==> flow/design.v <==
module keypad_encoder_4x4(input [7:0]data,output reg [3:0] encode_data);
  always @(data) begin
    case(data)
      8'h81: encode_data = 4'd0;
      8'h82: encode_data = 4'd1;
      8'h84: encode_data = 4'd2;
      8'h88: encode_data = 4'd3;
      8'h41: encode_data = 4'd4;
      8'h42: encode_data = 4'd5;
      8'h44: encode_data = 4'd6;
      8'h48: encode_data = 4'd7;
      8'h21: encode_data = 4'd8;
      8'h22: encode_data = 4'd9;
      8'h24: encode_data = 4'd10;
      8'h28: encode_data = 4'd11;
      8'h11: encode_data = 4'd12;
      8'h12: encode_data = 4'd13;
      8'h14: encode_data = 4'd14;
      8'h18: encode_data = 4'd15;
      default: encode_data = 4'd0;
  endcase
 end
endmodule
module keypad_scanner #(parameter rows_count=4, 
                        parameter cols_count=4)(input clk, rst, start, input [rows_count-1:0] rows, input ack, 
                                                output reg[cols_count-1:0] cols,output reg[cols_count+rows_count-1:0] data, output reg done);
  typedef enum {scan_rows, detect_row, wait_key_release} States_e;
  States_e state,nextState;
  always_ff @(posedge clk) begin: rst_clk_blk
    if(!rst) begin
      state <= scan_rows;
    end
    else
      state <= nextState;
  end:rst_clk_blk
  always_ff @(posedge clk) begin: Scanning
   if (!rst) begin 
      cols <= '0;
      cols[0] <= 1; 
   end
   else begin
   if(start == 1) begin:start_fsm
    case(state) 
      scan_rows: begin
                     if(rows == 0) begin
                       cols <= {cols[cols_count-2:0],cols[cols_count-1]}; 
                     end
      end
 endcase
   end
  end
  end:Scanning
  always_comb begin
     case(state) 
      scan_rows: begin 
                   data = '0;
                   done = 0;
                 end
      detect_row: begin 
                    if (ack == 0) begin data = {rows,cols};
                                        done = 1;
                                  end
                    else begin data = 0;
                               done = 0;
                  end
                end            
      wait_key_release: begin 
                   data = 0;
                   done = 0;
                 end  
      default: begin 
                   data = 0;
                   done = 0;
                 end  
    endcase
  end
  always_comb begin: state_change
   case(state) 
     scan_rows: begin
                 if(rows != 0 )
                      nextState = detect_row;
                 else
                      nextState = scan_rows;
     end
     detect_row: if(ack == 1) begin
                    nextState = wait_key_release;
                 end
                 else nextState = detect_row;
     wait_key_release: if(rows != 0) nextState = wait_key_release;
                       else          nextState = scan_rows;
     default: nextState = scan_rows;
   endcase
  end:state_change
endmodule
module keypad_controller #(parameter cols_count=4,parameter rows_count=4)(
                           input clk, rst, enable, ack,
                           output [cols_count-1:0] cols,
                           input [rows_count-1:0]rows,
                           output reg [3:0] encode_data,
                           output reg done);
  wire [cols_count+rows_count-1:0] data;
  keypad_scanner kpad_scanner(.clk(clk), .rst(rst), .start(enable), .rows(rows),.cols(cols),.data(data),.ack(ack),.done(done));
  keypad_encoder_4x4 kpad_encode(.data(data),.encode_data(encode_data));
endmodule
module alu #(parameter BCDdigits=2)(           input [3:0]operator,
					       input bit op1_sign,
					       input bit op2_sign,
                                               input [BCDdigits*4-1:0] operand1,operand2,
                                               output reg [BCDdigits*4*2-1:0]result,
                                               output reg sign);
  parameter plus     = 4'd10;
  parameter subtract = 4'd11;
  parameter mul      = 4'd12;
  parameter div      = 4'd13;
  always_comb begin
     sign = 0;
     case(operator) 
        plus: begin
             if(op1_sign == 0 && op2_sign == 0) begin
	     result =  operand1 + operand2;
             sign = 0;
	     end
	     else if(op1_sign == 0 && op2_sign == 1) begin
	     result =  operand1 - operand2;
             sign = 0;
	     end
	     else if(op1_sign == 1 && op2_sign == 0) begin
	       if (operand1 < operand2) begin
	         result =  operand2 - operand1;
                 sign = 0;
	       end
	       else begin
	         result = operand1 - operand2;
	         sign = 1;
	       end
	       end
	     else begin
	     result =  operand1 + operand2;
             sign = 1;
	     end
            end
        subtract: begin
             if(op1_sign == 0 && op2_sign == 0) begin
	      if (operand1 < operand2) begin
               result = operand2 - operand1;
               sign = 1;
             end
             else begin
               result = operand1 - operand2;
               sign = 0;
             end
             end
            else if(op1_sign == 1 && op2_sign == 1) begin
	      if (operand1 < operand2) begin
               result = operand2 - operand1;
               sign = 0;
             end
             else begin
               result = operand1 - operand2;
               sign = 1;
             end
             end
            else if(op1_sign == 0 && op2_sign == 1) begin
	       result = operand1 + operand2;
               sign = 0;
            end
            else begin
	       result = operand1 + operand2;
               sign = 1;
             end
            end
        mul: begin
             if(op1_sign == 0 && op2_sign == 0) begin
	      result =  operand1 * operand2;
              sign = 0;
	     end
	     else if(op1_sign == 0 && op2_sign == 1) begin
	     result =  operand1 * operand2;
             sign = 1;
	     end
	     else if(op1_sign == 1 && op2_sign == 0) begin
	     result =  operand1 * operand2;
             sign = 1;
	     end
	     else begin
	     result =  operand1 * operand2;
             sign = 0;
	     end
            end
        div: begin
               if(operand2 == 0) result = 0;      
               else  begin
             if(op1_sign == 0 && op2_sign == 0) begin
	      result =  operand1 / operand2;
              sign = 0;
	     end
	     else if(op1_sign == 0 && op2_sign == 1) begin
	     result =  operand1 / operand2;
             sign = 1;
	     end
	     else if(op1_sign == 1 && op2_sign == 0) begin
	     result =  operand1 / operand2;
             sign = 1;
	     end
	     else begin
	     result =  operand1 / operand2;
             sign = 0;
	     end
	       end
            end
        default: begin 
	          result = 0;
		  sign = 0;
		 end
      endcase
  end
endmodule
module BCD2binary #(parameter BCDdigits = 4)(input [BCDdigits*4-1:0] bcd,
                                             output reg [BCDdigits*4-1:0] binary);
 always @(bcd)begin
    binary = bcd[15:12]* 10'd1000 + bcd[11:8] * 8'd100 +bcd[7:4] * 8'd10 + bcd[3:0]; 
 end
endmodule
module binary2BCD(input [15:0] binary,
                  output reg [15:0] bcd);
  reg[3:0] digit1,digit2,digit3,digit4;
  integer counter;
  always @(binary) begin
      digit1 = 0;
      digit2 = 0;
      digit3 = 0;
      digit4 = 0;
      counter = 0;
   if(binary <= 16'h270f) begin   
    for (counter = 15; counter >= 0; counter = counter - 1) begin
      if(digit2 >= 5)  digit2 = digit2 + 3;
      if(digit3 >= 5)  digit3 = digit3 + 3;
      if(digit4 >= 5)  digit4 = digit4 + 3;
      digit1 = digit1 << 1;
      digit1[0] = digit2[3];
      digit2 = digit2 << 1;
      digit2[0] = digit3[3];
      digit3 = digit3 << 1;
      digit3[0] = digit4[3];
      digit4 = digit4 << 1;
      digit4[0] = binary[counter];  
    end
   bcd = {digit1,digit2,digit3,digit4};
  end
  else begin
    bcd = {4'h0,4'ha,4'hb,4'hb};
  end
  end
endmodule
`timescale 1 ns / 1 ns
module control_logic #(parameter BCDdigits=2)(input [3:0] data,
                                            input clk, rst, done,
                                            output reg ack,
                                            output reg [BCDdigits*4*2-1:0] display,
                                            output reg sign);
  typedef enum {start, receiveBCDdigits_set1, receiveOperation, receiveBCDdigits_set2, compute_and_continue, ack_BCDdigits_set1, ack_BCDdigits_set2, ack_operation} States_e;
  States_e state,nextState;
  reg [BCDdigits*4-1:0] operand1,operand2;
  reg [3:0] operator;
  reg op1_sign;
  wire [BCDdigits*4*2-1:0] op_bin1,op_bin2;
  wire [BCDdigits*4*2-1:0] op;
  wire op2_sign,alu_sign;
  reg [15:0] alu_op1,alu_op2;    
  reg [31:0] alu_result;
  reg [15:0] condt_result;
  assign condt_result = (alu_result > 32'd9999) ? '1:alu_result[15:0];
  assign op2_sign = '0;
  alu#(.BCDdigits(4)) alu(.operator(operator),.operand1(op_bin1),.operand2(op_bin2),.result(alu_result),.sign(alu_sign),.op1_sign(op1_sign),.op2_sign(op2_sign));  
  BCD2binary bb1(.bcd(alu_op1),.binary(op_bin1));
  BCD2binary bb2(.bcd(alu_op2),.binary(op_bin2));
  binary2BCD b2b(.binary(condt_result),.bcd(op));
  always_ff @(posedge clk) begin: rst_clk_blk
    if(!rst) begin
     state <= start;
    end
    else
      state <= nextState;
  end:rst_clk_blk
 always @(posedge clk) begin:fsm_logic
      case(state)
        start:   begin  ack <= '0;
                   operand1 <= '0;
                   operand2 <= '0;
                   operator <= '0;
                   alu_op1  <= '0;
                   alu_op2  <= '0; 
                   op1_sign <= '0;
                 end
        receiveBCDdigits_set1: begin 
                            ack <= 1;
                            if(data <= 4'd9) begin   
                              operand1 <= {operand1[BCDdigits*4-4-1:0],data};   
                            end
                            sign <= 0;
                           end
        ack_BCDdigits_set1: 
                            begin 
                               ack <= 0;
                               alu_op1 <= operand1;
                               display <= operand1;
                            end
        receiveOperation: begin
                           ack <= 1;
                           operator <= data[3:0];   
                          end
        ack_operation: 
                       begin 
                          ack <= 0;
                       end
        receiveBCDdigits_set2: begin 
                           ack <= 1;
                             operand2 <= {operand2[BCDdigits*4-4-1:0],data};   
                           sign <= 0;
                         end
        ack_BCDdigits_set2: 
                            begin
                              ack <= 0;
			      sign <= 0;
                              display <= operand2;
                              alu_op2 <= operand2;
                            end
        compute_and_continue: begin 
                         ack <= 1;
                         if(data >=4'd9) begin   
                           if(op != 16'habb) alu_op1 <= op;
                           else alu_op1 <= 0;
                           op1_sign <= alu_sign;
                           operand2 <= '0;
                           alu_op2 <= '0;
                           operator <= data[3:0];
                           display <= op; 
			   sign <= alu_sign;
                         end
                   end
        endcase
  end:fsm_logic
  always_comb begin: always_comb_nextstate
    case(state)
         start:           if(done == 1) nextState = receiveBCDdigits_set1;
                          else nextState = start;
        receiveBCDdigits_set1: 
                          if (done == 1) nextState = ack_BCDdigits_set1;
                          else nextState = receiveBCDdigits_set1;
        ack_BCDdigits_set1: 
                         if(done == 1 && data <= 4'd9) 
                           nextState = receiveBCDdigits_set1;
                         else if (done == 1 && data <=4'd13) 
                           nextState = receiveOperation;
                         else if(done ==1)
                           nextState = start;
                         else nextState = ack_BCDdigits_set1;
        receiveOperation:
                          if(done == 1) nextState = ack_operation;
                          else nextState = receiveOperation;
        ack_operation: 
                     if(done==1)
                       nextState = receiveBCDdigits_set2;
                     else nextState = ack_operation;
        receiveBCDdigits_set2:
                          if (done == 1) nextState = ack_BCDdigits_set2;
                          else nextState = receiveBCDdigits_set2;
        ack_BCDdigits_set2:
                         if(done == 1 && data <= 4'd9) 
                           nextState = receiveBCDdigits_set2;
                         else if (done == 1 && data <= 4'd14) 
                           nextState = compute_and_continue;
                         else if(done ==1)
                           nextState = start;
                         else nextState = ack_BCDdigits_set2;
        compute_and_continue: if (data <= 4'd13)
                           nextState = ack_operation;
                         else if (done == 1)
                           nextState = start;
                         else nextState = compute_and_continue;
        default : nextState = start;       
        endcase
  end: always_comb_nextstate
endmodule
module BCD2seg7 (input [3:0] bcd,
                 output reg [7:0]leds);
	always @(bcd)
		case (bcd)      
			4'h0: leds = 8'b0111_1110;
	   		4'h1: leds = 8'b0011_0000;
			4'h2: leds = 8'b0110_1101;
			4'h3: leds = 8'b0111_1001;
			4'h4: leds = 8'b0011_0011;
			4'h5: leds = 8'b0101_1011;
			4'h6: leds = 8'b0101_1111;
			4'h7: leds = 8'b0111_0000;
			4'h8: leds = 8'b0111_1111;
			4'h9: leds = 8'b0111_1011;
			4'ha: leds = 8'b0100_1111;   
			4'hb: leds = 8'b0000_0101;   
			default: leds = 8'b0000_0000;
		endcase
endmodule
module display #(parameter BCDdigits = 2)(input [BCDdigits*4*2-1:0] display_data,
                                          output wire [7:0]seven_seg_data1,seven_seg_data2,seven_seg_data3,seven_seg_data4);
 BCD2seg7 disp1(.bcd(display_data[15:12]),.leds(seven_seg_data1));
 BCD2seg7 disp2(.bcd(display_data[11:8]),.leds(seven_seg_data2));
 BCD2seg7 disp3(.bcd(display_data[7:4]),.leds(seven_seg_data3));
 BCD2seg7 disp4(.bcd(display_data[3:0]),.leds(seven_seg_data4));
endmodule
`timescale 1 ns / 1 ns
module calculator #(parameter BCDdigits = 2,parameter cols_count=4,parameter rows_count=4)(
                                                                                          input clk,rst,start,
                                                                                          output [cols_count-1:0] cols,
                                                                                          input [rows_count-1:0] rows,
                                                                                          output reg [7:0] digit1,digit2,digit3,digit4,
                                                                                          output reg sign);
  wire [BCDdigits*4*2-1:0] display;
  wire [3:0]encode_data;
  wire done,ack;
  keypad_controller kpad_controller(.clk(clk), .rst(rst), .enable(start), .ack(ack),.cols(cols),.rows(rows),.encode_data(encode_data),.done(done));
  control_logic control_logic(.data(encode_data), .clk(clk), .rst(rst), .done(done), .ack(ack), .display(display),.sign(sign));
  display disp(.display_data(display[15:0]),.seven_seg_data1(digit1),.seven_seg_data2(digit2),.seven_seg_data3(digit3),.seven_seg_data4(digit4));
 endmodule
Step by step through the tools: calculator --
Tool output for the design above, in the order of the flow. Line numbers count from 1 in the design file above. Operators carry their Yosys type and port widths (W data, S select, Z words). Library cell names are shortened. The mark -- stands for no value.
Design: top module calculator, clock port clk, library sky130hd, timing corner tt_025C_1v80

After elaboration --
Source: Yosys, flattened and elaborated, memories not mapped. Widths are those after wreduce. Print and check cells do not count. Equal cells are merged and count once. Memory sizes are those after Yosys's memory passes, which may raise the word count (mostly to a power of two), join words into wider ones and drop unused or constant bits.
Storage and ports: register bits after elaboration 139, bits in latches 0, memory bits (writable) 0, bits in read-only memories 448, clocked read ports x word width 28, memories 4, cells after elaboration 333
Operators by class: add/sub/neg operators 53, multipliers 7, div/mod/pow operators 1, magnitude comparators 51, equality and inequality tests 31, shift operators 0, mux-type cells 144, bitwise gates (word level) 0, reductions and logical operators 29
Memories:
- (name not given) | words 16, bits a word 7, rd ports 1, write ports 0, RTL line 388 | case (bcd)
- (name not given) | words 16, bits a word 7, rd ports 1, write ports 0, RTL line 388
- (name not given) | words 16, bits a word 7, rd ports 1, write ports 0, RTL line 388
- (name not given) | words 16, bits a word 7, rd ports 1, write ports 0, RTL line 388
Operator list (count):
- $div A16 B16 Y32 | 1
- $mul A16 B16 Y32 | 1
- $mux W32 | 9
- $mux W4 | 71
- $pmux W32 S8 | 1
- $ge A4 B3 Y1 const B | 44
- $pmux W16 S3 | 3
- $add A4 B2 Y4 const B | 34
- $eq A32 B3 Y1 const B | 4
- $pmux W32 S4 | 1
- $eq A32 B2 Y1 const B | 3
- $mux W16 | 6
- $mul A4 B7 Y11 const B | 2
- $mux W3 | 27
- $mul A4 B5 Y9 const B | 2
- $eq A32 B1 Y1 const B | 2
- $logic_not A32 Y1 | 2
- $pmux W4 S15 | 1
- $mul A4 B3 Y7 const B | 2
- $sub A16 B16 Y17 | 2
- $add A16 B11 Y16 | 2
- $add A16 B4 Y16 | 2
- $add A16 B8 Y16 | 2
- $gt A32 B14 Y1 const B | 1
- $eq A8 B5 Y1 const B | 4
- $eq A8 B6 Y1 const B | 4
- $eq A8 B7 Y1 const B | 4
- $mux W8 | 4
Other operator kinds: 28; their cells: 75.

Logic depth --
Yosys ltp: most cells in a row. Word level: on the elaborated netlist, between registers, memories and ports. Mapped: between sequential cells and ports; inverters and the memories' decode and read muxes count.
Depth: depth after elaboration 61, ABC_AREA 1, gate-level depth with buffers 539, depth with buffers taken out 512

Netlist --
Source: synth_stat.txt of the flow (Yosys; design flattened, memories mapped). It holds for the ABC_AREA given above (unset counts as 0); a run with the other value may have another netlist.
Synthesis totals: standard cells after synthesis 6397, chip area (Yosys) 0.0420603 mm2, flip-flops 106
Cell types (count):
- ha_1 | 505
- nand2_1 | 1326
- inv_1 | 988
- fa_1 | 114
- nor2_1 | 564
- nand3_1 | 377
- edfxtp_1 | 59
- nand2_2 | 258
- xor2_1 | 176
- o21ai_0 | 288
- a21oi_1 | 269
- nand3_2 | 134
- nand2_4 | 107
- nand4_1 | 173
- dfxtp_1 | 47
- xnor2_1 | 84
- nand3_4 | 41
- nor2_4 | 44
Not listed: further types 79, cells in them 843.

Path before layout --
OpenSTA on the mapped netlist: ideal clock, no wires. The path of least setup slack (recovery checks aside). Input and output delay are each 20% of the period. Register names are those of the netlist, which keeps one name where synthesis merged equal registers.
Path post-synthesis: kind register to register, start point reg control_logic.alu_op2[6], end point reg (name not given), period 85.0 ns, setup time 0.115 ns, time at the first pin 0.000 ns, arrival 64.561 ns, path slack 20.324 ns, delay of the path 64.676 ns, driving pins on the path 492, period reached after synthesis 64.676 ns
"delay of the path" is the arrival time less input delay plus setup time. "driving pins on the path": output pins that drive a net of the path, with the launching flip-flop's if there is one; two outputs of one cell count as two. "period reached after synthesis" = period - worst setup slack (recovery checks aside). The figure is calculated, with input and output delays left at 20% of the set period. At most two assigning lines are given for a register; there are more.
On the way, post-synthesis: path through edfxtp_1 > ha_1 > inv_1 > fa_1 > inv_1 > ha_1 > fa_1 > inv_1 > nand2_1 > nor2_1 > nand4_2 > nor2_2 > nand2_1 > nand2_1 > ha_1 > o21ai_1 > inv_2 > o21ai_0 > (+456 left out) > o21a_1 > o21a_1 > o21ai_0 > a21boi_0 > o21a_1 > o21a_1 > a221oi_1 > nor4b_1 > nand4_1 > nand2_1 > nand3_1 > nand2_1 > a31oi_1 > nand2_1 > nand2_1 > ha_1 > o21ai_1 > nand2_1, elaborated cells on any way between the ends 82
RTL lines, path post-synthesis:
- start: declaration | RTL line 269 | reg [15:0] alu_op1,alu_op2;
- start: assignment | RTL line 292 | alu_op2  <= '0;
- start: assignment | RTL line 326 | alu_op2 <= operand2;
Chain of elaborated cells between the ends: none given.

Path in the finished layout --
Path of least setup slack in the final report of entry A (OpenROAD, finished layout, wires in). Where an end is a register, its clock arrival counts in the times.
Path post-layout: kind register to register, start point reg control_logic.alu_op2[6], end point reg (name not given), period 85.0 ns, setup time 0.12 ns, time at the first pin 0.36 ns, arrival 76.84 ns, path slack 8.40 ns, driving pins on the path 459
At most two assigning lines are given for a register; there are more.
On the way, post-layout: path through edfxtp_1 > ha_1 > inv_1 > fa_1 > inv_1 > ha_1 > fa_1 > buf_4 > inv_2 > nand2_1 > nor2_1 > nand4_2 > nor2_2 > nand2_1 > nand2_1 > ha_1 > o21ai_1 > inv_2 > (+423 left out) > o21a_1 > o21ai_0 > a21boi_0 > o21a_1 > o21a_1 > a221oi_1 > nor4b_1 > nand4_1 > nand2_1 > nand3_1 > nand2_1 > a31oi_1 > nand2_1 > nand2_1 > inv_2 > ha_1 > nand4_1 > nand3_1, elaborated cells on any way between the ends 82
RTL lines, path post-layout:
- start: declaration | RTL line 269 | reg [15:0] alu_op1,alu_op2;
- start: assignment | RTL line 292 | alu_op2  <= '0;
- start: assignment | RTL line 326 | alu_op2 <= operand2;
Chain of elaborated cells between the ends: none given.

Data sheet: physical implementation of calculator

Measured data: module calculator, platform sky130hd, 3 stored runs of the flow under differing settings, order arbitrary. Input and output delays are each 20% of the period that was set; the output load is 0.01 pF.
[entry A] settings: ABC_AREA=1, CAP_MARGIN=15, CELL_PAD_IN_SITES_DETAIL_PLACEMENT=1, CORE_ASPECT_RATIO=1.6, CORE_UTILIZATION=40, SLEW_MARGIN=15, TNS_END_PERCENT=10, period_ns=85.0, CORE_MARGIN=2
[entry A] result: chip area after synthesis (Yosys) 0.0420603 mm2, die area 0.107831 mm2, standard-cell area of the final layout 0.0438658 mm2, worst setup slack after layout 8.401 ns, total negative slack 0.000 ns, worst hold slack 0.486 ns
[entry B] settings: ABC_AREA=0, CAP_MARGIN=35, CORE_ASPECT_RATIO=1.14, CORE_UTILIZATION=36, CTS_CLUSTER_DIAMETER=292, CTS_CLUSTER_SIZE=63, GPL_ROUTABILITY_DRIVEN=0, SLEW_MARGIN=25, period_ns=140.0, CORE_MARGIN=2
[entry B] result: chip area after synthesis (Yosys) 0.0365463 mm2, die area 0.104088 mm2, standard-cell area of the final layout 0.0387021 mm2, worst setup slack after layout 45.430 ns, total negative slack 0.000 ns, worst hold slack 0.483 ns
[entry C] settings: ABC_AREA=0, CAP_MARGIN=35, CORE_ASPECT_RATIO=1.14, CORE_UTILIZATION=50, CTS_CLUSTER_SIZE=63, SLEW_MARGIN=25, period_ns=140.0, CORE_MARGIN=2
[entry C] result: chip area after synthesis (Yosys) 0.0365463 mm2, die area 0.0752751 mm2, standard-cell area of the final layout 0.038318 mm2, worst setup slack after layout 44.287 ns, total negative slack 0.000 ns, worst hold slack 0.514 ns
